==> flow/design.v <==
`timescale 1ns / 1ps
module LED_flow(
  input      i_clk,                     
  input      i_rst_n,                   
  input      pause,                     
  output reg [6:0] keyboard_val,        
  output reg [7:0] keyboard             
 );
reg [1:0] cnt2;                         
reg [3:0] flag;                         
reg [23:0] flag_time;                   
reg key_clk_sec;                        
reg key_clk_sec_d;
reg [1:0] cnt;                          
reg key_clk_d;
wire key_clk  = cnt[1];                 
wire sec_tick = key_clk_sec & ~key_clk_sec_d;
wire scan_tick = key_clk & ~key_clk_d;
always @ (posedge i_clk)
   begin
     if (i_rst_n) begin
         cnt <= 2'd0;
         cnt2 <= 2'd0;
         key_clk_sec <= 1'b0;
         key_clk_sec_d <= 1'b0;
         key_clk_d <= 1'b0;
     end else begin
         cnt <= cnt + 1'b1;
         cnt2 <= (cnt2 + 1'b1) % 2'd3;
         if(cnt2 < 2'd1)
             key_clk_sec <= 1'b1;
         else
             key_clk_sec <= 1'b0;
         key_clk_sec_d <= key_clk_sec;
         key_clk_d <= key_clk;
     end
   end
always @ (posedge i_clk)
  begin
    if (i_rst_n)
        flag_time <= 24'b0;
    else if(sec_tick && !pause)
        flag_time <= (flag_time + 1'b1) % 24'd8640000;
  end
always @ (posedge i_clk)
  if (i_rst_n) begin
    flag <= 4'd0;
    keyboard <= 8'b1111_1111;
    keyboard_val <= 7'b1111111;
  end else if (scan_tick)
  begin
    flag <= (flag + 1'b1) % 4'd8;
    case(flag)
       4'h0:begin
                keyboard <= 8'b0111_1111;    
                case((flag_time / 19'd360000) / 4'd10)
                4'd0:keyboard_val <= 7'b0000001;
                4'd1:keyboard_val <= 7'b1001111;
                4'd2:keyboard_val <= 7'b0010010;
                4'd3:keyboard_val <= 7'b0000110;
                4'd4:keyboard_val <= 7'b1001100;
                4'd5:keyboard_val <= 7'b0100100;
                4'd6:keyboard_val <= 7'b0100000;
                4'd7:keyboard_val <= 7'b0001111;
                4'd8:keyboard_val <= 7'b0000000;
                4'd9:keyboard_val <= 7'b0001100;
                endcase
            end
       4'h1:begin
                keyboard <= 8'b1011_1111;    
                case((flag_time / 19'd360000) % 4'd10)
                4'd0:keyboard_val <= 7'b0000001;
                4'd1:keyboard_val <= 7'b1001111;
                4'd2:keyboard_val <= 7'b0010010;
                4'd3:keyboard_val <= 7'b0000110;
                4'd4:keyboard_val <= 7'b1001100;
                4'd5:keyboard_val <= 7'b0100100;
                4'd6:keyboard_val <= 7'b0100000;
                4'd7:keyboard_val <= 7'b0001111;
                4'd8:keyboard_val <= 7'b0000000;
                4'd9:keyboard_val <= 7'b0001100;
                endcase
            end
       4'h2:begin
                keyboard <= 8'b1101_1111;    
                case(((flag_time / 13'd6000) % 6'd60) / 4'd10)
                4'd0:keyboard_val <= 7'b0000001;
                4'd1:keyboard_val <= 7'b1001111;
                4'd2:keyboard_val <= 7'b0010010;
                4'd3:keyboard_val <= 7'b0000110;
                4'd4:keyboard_val <= 7'b1001100;
                4'd5:keyboard_val <= 7'b0100100;
                4'd6:keyboard_val <= 7'b0100000;
                4'd7:keyboard_val <= 7'b0001111;
                4'd8:keyboard_val <= 7'b0000000;
                4'd9:keyboard_val <= 7'b0001100;
                endcase
            end
       4'h3:begin
                keyboard <= 8'b1110_1111;    
                case(((flag_time / 13'd6000) % 6'd60) % 4'd10)
                4'd0:keyboard_val <= 7'b0000001;
                4'd1:keyboard_val <= 7'b1001111;
                4'd2:keyboard_val <= 7'b0010010;
                4'd3:keyboard_val <= 7'b0000110;
                4'd4:keyboard_val <= 7'b1001100;
                4'd5:keyboard_val <= 7'b0100100;
                4'd6:keyboard_val <= 7'b0100000;
                4'd7:keyboard_val <= 7'b0001111;
                4'd8:keyboard_val <= 7'b0000000;
                4'd9:keyboard_val <= 7'b0001100;
                endcase
            end
       4'h4:begin
                keyboard <= 8'b1111_0111;    
                case(((flag_time / 7'd100) % 6'd60) / 4'd10)
                4'd0:keyboard_val <= 7'b0000001;
                4'd1:keyboard_val <= 7'b1001111;
                4'd2:keyboard_val <= 7'b0010010;
                4'd3:keyboard_val <= 7'b0000110;
                4'd4:keyboard_val <= 7'b1001100;
                4'd5:keyboard_val <= 7'b0100100;
                4'd6:keyboard_val <= 7'b0100000;
                4'd7:keyboard_val <= 7'b0001111;
                4'd8:keyboard_val <= 7'b0000000;
                4'd9:keyboard_val <= 7'b0001100;
                endcase
            end
       4'h5:begin
                keyboard <= 8'b1111_1011;    
                case(((flag_time / 7'd100) % 6'd60) % 4'd10)
                4'd0:keyboard_val <= 7'b0000001;
                4'd1:keyboard_val <= 7'b1001111;
                4'd2:keyboard_val <= 7'b0010010;
                4'd3:keyboard_val <= 7'b0000110;
                4'd4:keyboard_val <= 7'b1001100;
                4'd5:keyboard_val <= 7'b0100100;
                4'd6:keyboard_val <= 7'b0100000;
                4'd7:keyboard_val <= 7'b0001111;
                4'd8:keyboard_val <= 7'b0000000;
                4'd9:keyboard_val <= 7'b0001100;
                endcase
            end
       4'h6:begin
                keyboard <= 8'b1111_1101;    
                case((flag_time % 7'd100)/4'd10)
                4'd0:keyboard_val <= 7'b0000001;
                4'd1:keyboard_val <= 7'b1001111;
                4'd2:keyboard_val <= 7'b0010010;
                4'd3:keyboard_val <= 7'b0000110;
                4'd4:keyboard_val <= 7'b1001100;
                4'd5:keyboard_val <= 7'b0100100;
                4'd6:keyboard_val <= 7'b0100000;
                4'd7:keyboard_val <= 7'b0001111;
                4'd8:keyboard_val <= 7'b0000000;
                4'd9:keyboard_val <= 7'b0001100;
                endcase
            end
       4'h7:begin
                keyboard <= 8'b1111_1110;    
                case(flag_time % 4'd10)
                4'd0:keyboard_val <= 7'b0000001;
                4'd1:keyboard_val <= 7'b1001111;
                4'd2:keyboard_val <= 7'b0010010;
                4'd3:keyboard_val <= 7'b0000110;
                4'd4:keyboard_val <= 7'b1001100;
                4'd5:keyboard_val <= 7'b0100100;
                4'd6:keyboard_val <= 7'b0100000;
                4'd7:keyboard_val <= 7'b0001111;
                4'd8:keyboard_val <= 7'b0000000;
                4'd9:keyboard_val <= 7'b0001100;
                endcase
            end
    endcase
  end
endmodule
# From RTL to reports: LED_flow
# Each step is given for the RTL above and for the edited RTL.
# Lines under "before" count in the file above, lines under "after" in the edited file.
# "delta": "after" minus "before" as printed here.
# Operators: Yosys type, input widths -> output width; for muxes data width and select width s.
# Not given: -
# inputs
top_module	LED_flow
clock	i_clk
cell_library	sky130hd
corner	tt_025C_1v80

# The edit
# The edit as a unified diff against the file above.
# A script made this edit. It changes what the design does and was not meant as an optimisation.
# begin of diff
@@ -41,5 +41,5 @@
         flag_time <= 24'b0;
     else if(sec_tick && !pause)
-        flag_time <= (flag_time + 1'b1) % 24'd8640000;
+        flag_time <= (flag_time + 1'b1) - 24'd8640000;
   end
 always @ (posedge i_clk)
# end of diff

# After elaboration
# Counts by Yosys on the flattened word-level netlist (proc, flatten, opt, wreduce; memories kept). Register bits leave out memories and registers merged into their read ports (data or address). Print and check cells are left out. Cells with the same type and inputs are merged into one.
# op_classes
element	before	after	delta
n_addsub	4	5	1
n_div	16	15	-1
cmp	1	1	0
equal	87	87	0
mux	11	11	0
logic	4	4	0
n_reduce_logical	14	14	0
# op_table
cell	before	after	delta
$mod 24x24->24 const B	1	0	-1
$sub 24x24->24 const B	0	1	1
$eq 24x3->1 const B	32	32	0
$eq 24x2->1 const B	16	16	0
$eq 24x4->1 const B	16	16	0
$eq 24x1->1 const B	8	8	0
$logic_not 24->1	8	8	0
$ne 11x11->1 const B	8	8	0
$pmux 7 s10	8	8	0
$div 24x4->24 const B	4	4	0
$eq 3x3->1 const B	4	4	0
$mod 24x4->24 const B	4	4	0
$add 2x1->2 const B	2	2	0
$and 1x1->1	2	2	0
$eq 3x2->1 const B	2	2	0
$mod 24x6->24 const B	2	2	0
$not 1->1	2	2	0
$add 24x1->24 const B	1	1	0
$add 3x1->3 const B	1	1	0
$div 24x13->24 const B	1	1	0
$div 24x19->24 const B	1	1	0
$div 24x7->24 const B	1	1	0
$eq 3x1->1 const B	1	1	0
$logic_and 1x1->1	1	1	0
$logic_not 1->1	1	1	0
$logic_not 4->1	1	1	0
$lt 2x1->1 const B	1	1	0
$mod 2x2->2 const B	1	1	0
# Not every row of either side is listed.
# bits
element	before	after	delta
register_bits	49	49	0
inputBits	3	3	0
out_inout_bits	15	15	0
elab_cells	146	146	0

# Logic depth
# Longest topological path by Yosys (ltp), each cell counted once; first at word level (registers and memories cut), then after technology mapping (sequential cells cut; the memories' decode and read muxes count).
# depth
element	before	after	delta
word_depth	6	6	0
ABC_AREA	0	0	-
depth_mapped	86	107	21
mapped_depth_nobuf	69	81	12

# Mapped cells and area
# Yosys stat after the flow's synthesis: flattened, memories mapped to cells. It holds for the ABC_AREA given above (unset counts as 0); a run with the other value may have another netlist.
# mapped
element	before	after	delta
stdcells	3840	3984	144
synth_area_um2	25046.5	26182.6	1136.1
seq_area_um2	960.9	960.9	0.0
flip_flops	48	48	0
buf_cells	230	247	17
# types
cell_type	before	after	delta
sky130_fd_sc_hd__nor2_1	404	445	41
sky130_fd_sc_hd__inv_1	106	81	-25
sky130_fd_sc_hd__o21ai_0	224	203	-21
sky130_fd_sc_hd__a21oi_1	278	258	-20
sky130_fd_sc_hd__a31oi_1	75	95	20
sky130_fd_sc_hd__nand3_1	140	159	19
sky130_fd_sc_hd__nand2_1	389	373	-16
sky130_fd_sc_hd__a211oi_1	62	77	15
sky130_fd_sc_hd__o2111ai_1	20	35	15
sky130_fd_sc_hd__buf_2	51	64	13
sky130_fd_sc_hd__o21ai_1	40	53	13
sky130_fd_sc_hd__a32oi_1	19	6	-13
sky130_fd_sc_hd__clkbuf_1	147	135	-12
sky130_fd_sc_hd__nor2b_1	39	27	-12
sky130_fd_sc_hd__o21a_1	33	44	11
sky130_fd_sc_hd__o31ai_1	30	41	11
sky130_fd_sc_hd__and2_1	58	68	10
sky130_fd_sc_hd__a211o_1	18	28	10
# Not every row of either side is listed.

# Timing after synthesis
# Path of least setup slack by OpenSTA after synthesis, without wires, with an ideal clock, recovery checks aside; 20% of the period is set as input and as output delay. Where synthesis merged equal registers, the netlist keeps one of their names.
# synth_timing
element	before	after	delta
kind	flip-flop to flip-flop	flip-flop to flip-flop	-
startpoint	reg flag_time[20]	reg flag_time[18]	-
endpoint	reg keyboard_val[6]	reg keyboard_val[4]	-
tclk_ns	25.0	25.0	0.0
t_arrival_ns	19.806	22.363	2.557
t_required_ns	24.921	24.942	0.021
path_slack_ns	5.115	2.579	-2.536
delay_ns	19.885	22.421	2.536
path_stages	77	92	15
path_buffers	9	11	2
period_less_setup_slack_ns	19.885	22.421	2.536
# "delay_ns" is the arrival time less input delay plus setup time.
# "path_stages": output pins that drive a net of the path, with the launching flip-flop's if there is one; two outputs of one cell count as two.
# "period_less_setup_slack_ns" = period - worst setup slack (recovery checks aside). The figure is calculated, with input and output delays left at 20% of the set period.
# Between the ends stands the longest chain of elaborated cells between them, by number of cells; it is not shown to be the way that was timed. Of several equally long chains one is given.
# A line is the first line of the expression or statement that the cell stems from. Yosys adds cells for indexed reads and writes and turns some case tables into memories.
# A register here has more assigning lines than the two given.
# synth_between_before
cell_sequence	sky130_fd_sc_hd__dfxtp_1 sky130_fd_sc_hd__buf_2 sky130_fd_sc_hd__or2_1 sky130_fd_sc_hd__buf_2 sky130_fd_sc_hd__a211oi_1 sky130_fd_sc_hd__or3_1 sky130_fd_sc_hd__buf_2 sky130_fd_sc_hd__mux2_1 sky130_fd_sc_hd__a211o_1 sky130_fd_sc_hd__o21ai_1 sky130_fd_sc_hd__a21oi_1 sky130_fd_sc_hd__or3b_1 sky130_fd_sc_hd__o221a_1 sky130_fd_sc_hd__a211o_1 sky130_fd_sc_hd__a32o_1 sky130_fd_sc_hd__nor2b_2 sky130_fd_sc_hd__nand3_2 sky130_fd_sc_hd__a311oi_2 [... 41 more ...] sky130_fd_sc_hd__a311oi_1 sky130_fd_sc_hd__xor2_1 sky130_fd_sc_hd__a2111oi_2 sky130_fd_sc_hd__nand4bb_2 sky130_fd_sc_hd__or4_4 sky130_fd_sc_hd__a21o_1 sky130_fd_sc_hd__o2111a_1 sky130_fd_sc_hd__a32oi_1 sky130_fd_sc_hd__xor2_1 sky130_fd_sc_hd__or2_2 sky130_fd_sc_hd__or4_4 sky130_fd_sc_hd__nor2_2 sky130_fd_sc_hd__nor3_1 sky130_fd_sc_hd__or4_1 sky130_fd_sc_hd__a32o_1 sky130_fd_sc_hd__o41a_1 sky130_fd_sc_hd__or3_1 sky130_fd_sc_hd__o211ai_1
elab_chain_cells	6
cells_between	112
# synth_rtl_before
element	line_no	text
from (decl)	11	reg [23:0] flag_time;
from (assign)	41	flag_time <= 24'b0;
from (assign)	43	flag_time <= (flag_time + 1'b1) % 24'd8640000;
$div 24x7->24	131	case(((flag_time / 7'd100) % 6'd60) % 4'd10)
$mod 24x6->24	131
$mod 24x4->24	131
$eq 24x4->1	131
$pmux 7 s10	131
$pmux 7 s8	53	case(flag)
to (assign)	49	keyboard_val <= 7'b1111111;
to (assign)	57	4'd0:keyboard_val <= 7'b0000001;
to (decl)	6	output reg [6:0] keyboard_val,
# synth_between_after
cell_sequence	sky130_fd_sc_hd__dfxtp_1 sky130_fd_sc_hd__buf_6 sky130_fd_sc_hd__buf_6 sky130_fd_sc_hd__buf_6 sky130_fd_sc_hd__a31oi_2 sky130_fd_sc_hd__nor2_1 sky130_fd_sc_hd__o21a_1 sky130_fd_sc_hd__buf_2 sky130_fd_sc_hd__a32o_1 sky130_fd_sc_hd__o21a_1 sky130_fd_sc_hd__or4_1 sky130_fd_sc_hd__nor2_1 sky130_fd_sc_hd__o311ai_1 sky130_fd_sc_hd__a311o_1 sky130_fd_sc_hd__a311oi_2 sky130_fd_sc_hd__o31ai_1 sky130_fd_sc_hd__and3_1 sky130_fd_sc_hd__buf_4 [... 56 more ...] sky130_fd_sc_hd__o211a_1 sky130_fd_sc_hd__or3_1 sky130_fd_sc_hd__a2111oi_4 sky130_fd_sc_hd__o21a_4 sky130_fd_sc_hd__a41oi_1 sky130_fd_sc_hd__nor2_1 sky130_fd_sc_hd__inv_1 sky130_fd_sc_hd__ha_1 sky130_fd_sc_hd__maj3_1 sky130_fd_sc_hd__a21oi_1 sky130_fd_sc_hd__nor2_1 sky130_fd_sc_hd__a2111o_1 sky130_fd_sc_hd__a221o_1 sky130_fd_sc_hd__a221oi_2 sky130_fd_sc_hd__nand4_1 sky130_fd_sc_hd__o41ai_1 sky130_fd_sc_hd__and3_1 sky130_fd_sc_hd__a211o_1
elab_chain_cells	6
cells_between	112
# synth_rtl_after
element	line_no	text
from (decl)	11	reg [23:0] flag_time;
from (assign)	41	flag_time <= 24'b0;
from (assign)	43	flag_time <= (flag_time + 1'b1) - 24'd8640000;
$div 24x7->24	131	case(((flag_time / 7'd100) % 6'd60) % 4'd10)
$mod 24x6->24	131
$mod 24x4->24	131
$eq 24x4->1	131
$pmux 7 s10	131
$pmux 7 s8	53	case(flag)
to (assign)	49	keyboard_val <= 7'b1111111;
to (assign)	57	4'd0:keyboard_val <= 7'b0000001;
to (decl)	6	output reg [6:0] keyboard_val,

# Timing after layout
# Path of least setup slack in the final report of the runs of set A (OpenROAD, finished layout, wires in). Where an end is a register, its clock arrival counts in the times.
# layout_timing
element	before	after	delta
kind	flip-flop to flip-flop	flip-flop to flip-flop	-
startpoint	reg flag_time[21]	reg flag_time[21]	-
endpoint	reg keyboard_val[4]	reg keyboard_val[4]	-
tclk_ns	24.3	24.3	0.0
t_arrival_ns	23.10	23.65	0.55
t_required_ns	24.53	24.55	0.02
path_slack_ns	1.43	0.90	-0.53
path_stages	74	90	16
path_buffers	9	14	5
# Between the ends stands the longest chain of elaborated cells between them, by number of cells; it is not shown to be the way that was timed. Of several equally long chains one is given.
# A register here has more assigning lines than the two given.
# layout_between_before
cell_sequence	sky130_fd_sc_hd__dfxtp_4 sky130_fd_sc_hd__buf_4 sky130_fd_sc_hd__and3b_1 sky130_fd_sc_hd__a32oi_1 sky130_fd_sc_hd__o21a_1 sky130_fd_sc_hd__o211ai_1 sky130_fd_sc_hd__a211oi_1 sky130_fd_sc_hd__or3_1 sky130_fd_sc_hd__a211oi_1 sky130_fd_sc_hd__a2bb2oi_1 sky130_fd_sc_hd__or2_1 sky130_fd_sc_hd__o31ai_1 sky130_fd_sc_hd__mux2_2 sky130_fd_sc_hd__o32ai_1 sky130_fd_sc_hd__mux2i_1 sky130_fd_sc_hd__or2_1 sky130_fd_sc_hd__nand3_2 sky130_fd_sc_hd__mux2_2 [... 38 more ...] sky130_fd_sc_hd__a2111oi_2 sky130_fd_sc_hd__xor2_1 sky130_fd_sc_hd__nand3_2 sky130_fd_sc_hd__or4_4 sky130_fd_sc_hd__a2111oi_2 sky130_fd_sc_hd__nand4_1 sky130_fd_sc_hd__and4_1 sky130_fd_sc_hd__or3_1 sky130_fd_sc_hd__a211oi_2 sky130_fd_sc_hd__nand4_1 sky130_fd_sc_hd__nor2_2 sky130_fd_sc_hd__buf_4 sky130_fd_sc_hd__nor3_1 sky130_fd_sc_hd__or4_1 sky130_fd_sc_hd__a32o_1 sky130_fd_sc_hd__o41a_1 sky130_fd_sc_hd__or3_1 sky130_fd_sc_hd__o211ai_1
elab_chain_cells	6
cells_between	112
# layout_rtl_before
element	line_no	text
from (decl)	11	reg [23:0] flag_time;
from (assign)	41	flag_time <= 24'b0;
from (assign)	43	flag_time <= (flag_time + 1'b1) % 24'd8640000;
$div 24x7->24	131	case(((flag_time / 7'd100) % 6'd60) % 4'd10)
$mod 24x6->24	131
$mod 24x4->24	131
$eq 24x4->1	131
$pmux 7 s10	131
$pmux 7 s8	53	case(flag)
to (assign)	49	keyboard_val <= 7'b1111111;
to (assign)	57	4'd0:keyboard_val <= 7'b0000001;
to (decl)	6	output reg [6:0] keyboard_val,
# layout_between_after
cell_sequence	sky130_fd_sc_hd__dfxtp_1 sky130_fd_sc_hd__buf_12 sky130_fd_sc_hd__nand2b_1 sky130_fd_sc_hd__or3_1 sky130_fd_sc_hd__a31oi_4 sky130_fd_sc_hd__or2_4 sky130_fd_sc_hd__nand4_1 sky130_fd_sc_hd__buf_4 sky130_fd_sc_hd__nand2_1 sky130_fd_sc_hd__o221a_2 sky130_fd_sc_hd__or3b_1 sky130_fd_sc_hd__o21ai_2 sky130_fd_sc_hd__o21ai_2 sky130_fd_sc_hd__buf_4 sky130_fd_sc_hd__a31o_2 sky130_fd_sc_hd__o21ai_1 sky130_fd_sc_hd__and2_1 sky130_fd_sc_hd__a211oi_2 [... 54 more ...] sky130_fd_sc_hd__buf_4 sky130_fd_sc_hd__o2111ai_2 sky130_fd_sc_hd__buf_6 sky130_fd_sc_hd__mux2_2 sky130_fd_sc_hd__or4_4 sky130_fd_sc_hd__or2_0 sky130_fd_sc_hd__o21ai_1 sky130_fd_sc_hd__nand4_1 sky130_fd_sc_hd__a2111o_1 sky130_fd_sc_hd__nor4_4 sky130_fd_sc_hd__and2_4 sky130_fd_sc_hd__buf_6 sky130_fd_sc_hd__o211ai_1 sky130_fd_sc_hd__a221oi_2 sky130_fd_sc_hd__nand4_1 sky130_fd_sc_hd__o41ai_1 sky130_fd_sc_hd__and3_1 sky130_fd_sc_hd__a211o_1
elab_chain_cells	6
cells_between	112
# layout_rtl_after
element	line_no	text
from (decl)	11	reg [23:0] flag_time;
from (assign)	41	flag_time <= 24'b0;
from (assign)	43	flag_time <= (flag_time + 1'b1) - 24'd8640000;
$div 24x7->24	131	case(((flag_time / 7'd100) % 6'd60) % 4'd10)
$mod 24x6->24	131
$mod 24x4->24	131
$eq 24x4->1	131
$pmux 7 s10	131
$pmux 7 s8	53	case(flag)
to (assign)	49	keyboard_val <= 7'b1111111;
to (assign)	57	4'd0:keyboard_val <= 7'b0000001;
to (decl)	6	output reg [6:0] keyboard_val,

# Flow runs
# Both versions went through the flow (Yosys, OpenROAD) with the same settings in each pair. Constraints: input delay and output delay 20% of the set period each, output load 0.01 pF.
# settings_set_A
CORE_UTILIZATION	40
PLACE_DENSITY	0.6
period_ns	24.3
CAP_MARGIN	20
CORE_MARGIN	2
SLEW_MARGIN	20
# results_set_A
element	before	after	delta
synthArea_um2	25046.5	26182.6	1136.1
total_die_area_um2	64632.9	67519.4	2886.5
finish.stdcell_area_um2	26708.1	30078.8	3370.7
setup_ws_ns	1.429	0.898	-0.531
total_negative_slack_ns	0.000	0.000	0.000
worst_hold_slack_ns	0.423	0.420	-0.003
achievedPeriod_ns	22.871	23.402	0.531
# settings_set_B
ABC_AREA	1
CORE_MARGIN	7
CORE_UTILIZATION	18
CTS_CLUSTER_DIAMETER	306
CTS_CLUSTER_SIZE	21
MIN_ROUTING_LAYER	met1
SETUP_SLACK_MARGIN	5.0
SLEW_MARGIN	20
period_ns	29.3
CAP_MARGIN	20
# results_set_B
element	before	after	delta
synthArea_um2	25201.7	23403.7	-1798.0
total_die_area_um2	150684.0	140314.0	-10370.0
finish.stdcell_area_um2	38079.0	36143.4	-1935.6
setup_ws_ns	-0.482	-1.031	-0.549
total_negative_slack_ns	-3.188	-6.845	-3.657
worst_hold_slack_ns	0.417	0.422	0.005
achievedPeriod_ns	29.782	30.331	0.549
# By "achievedPeriod_ns" is meant the clock period of the run minus its worst setup slack. This is arithmetic on one report: input and output delays are still those of the set period (20% each).
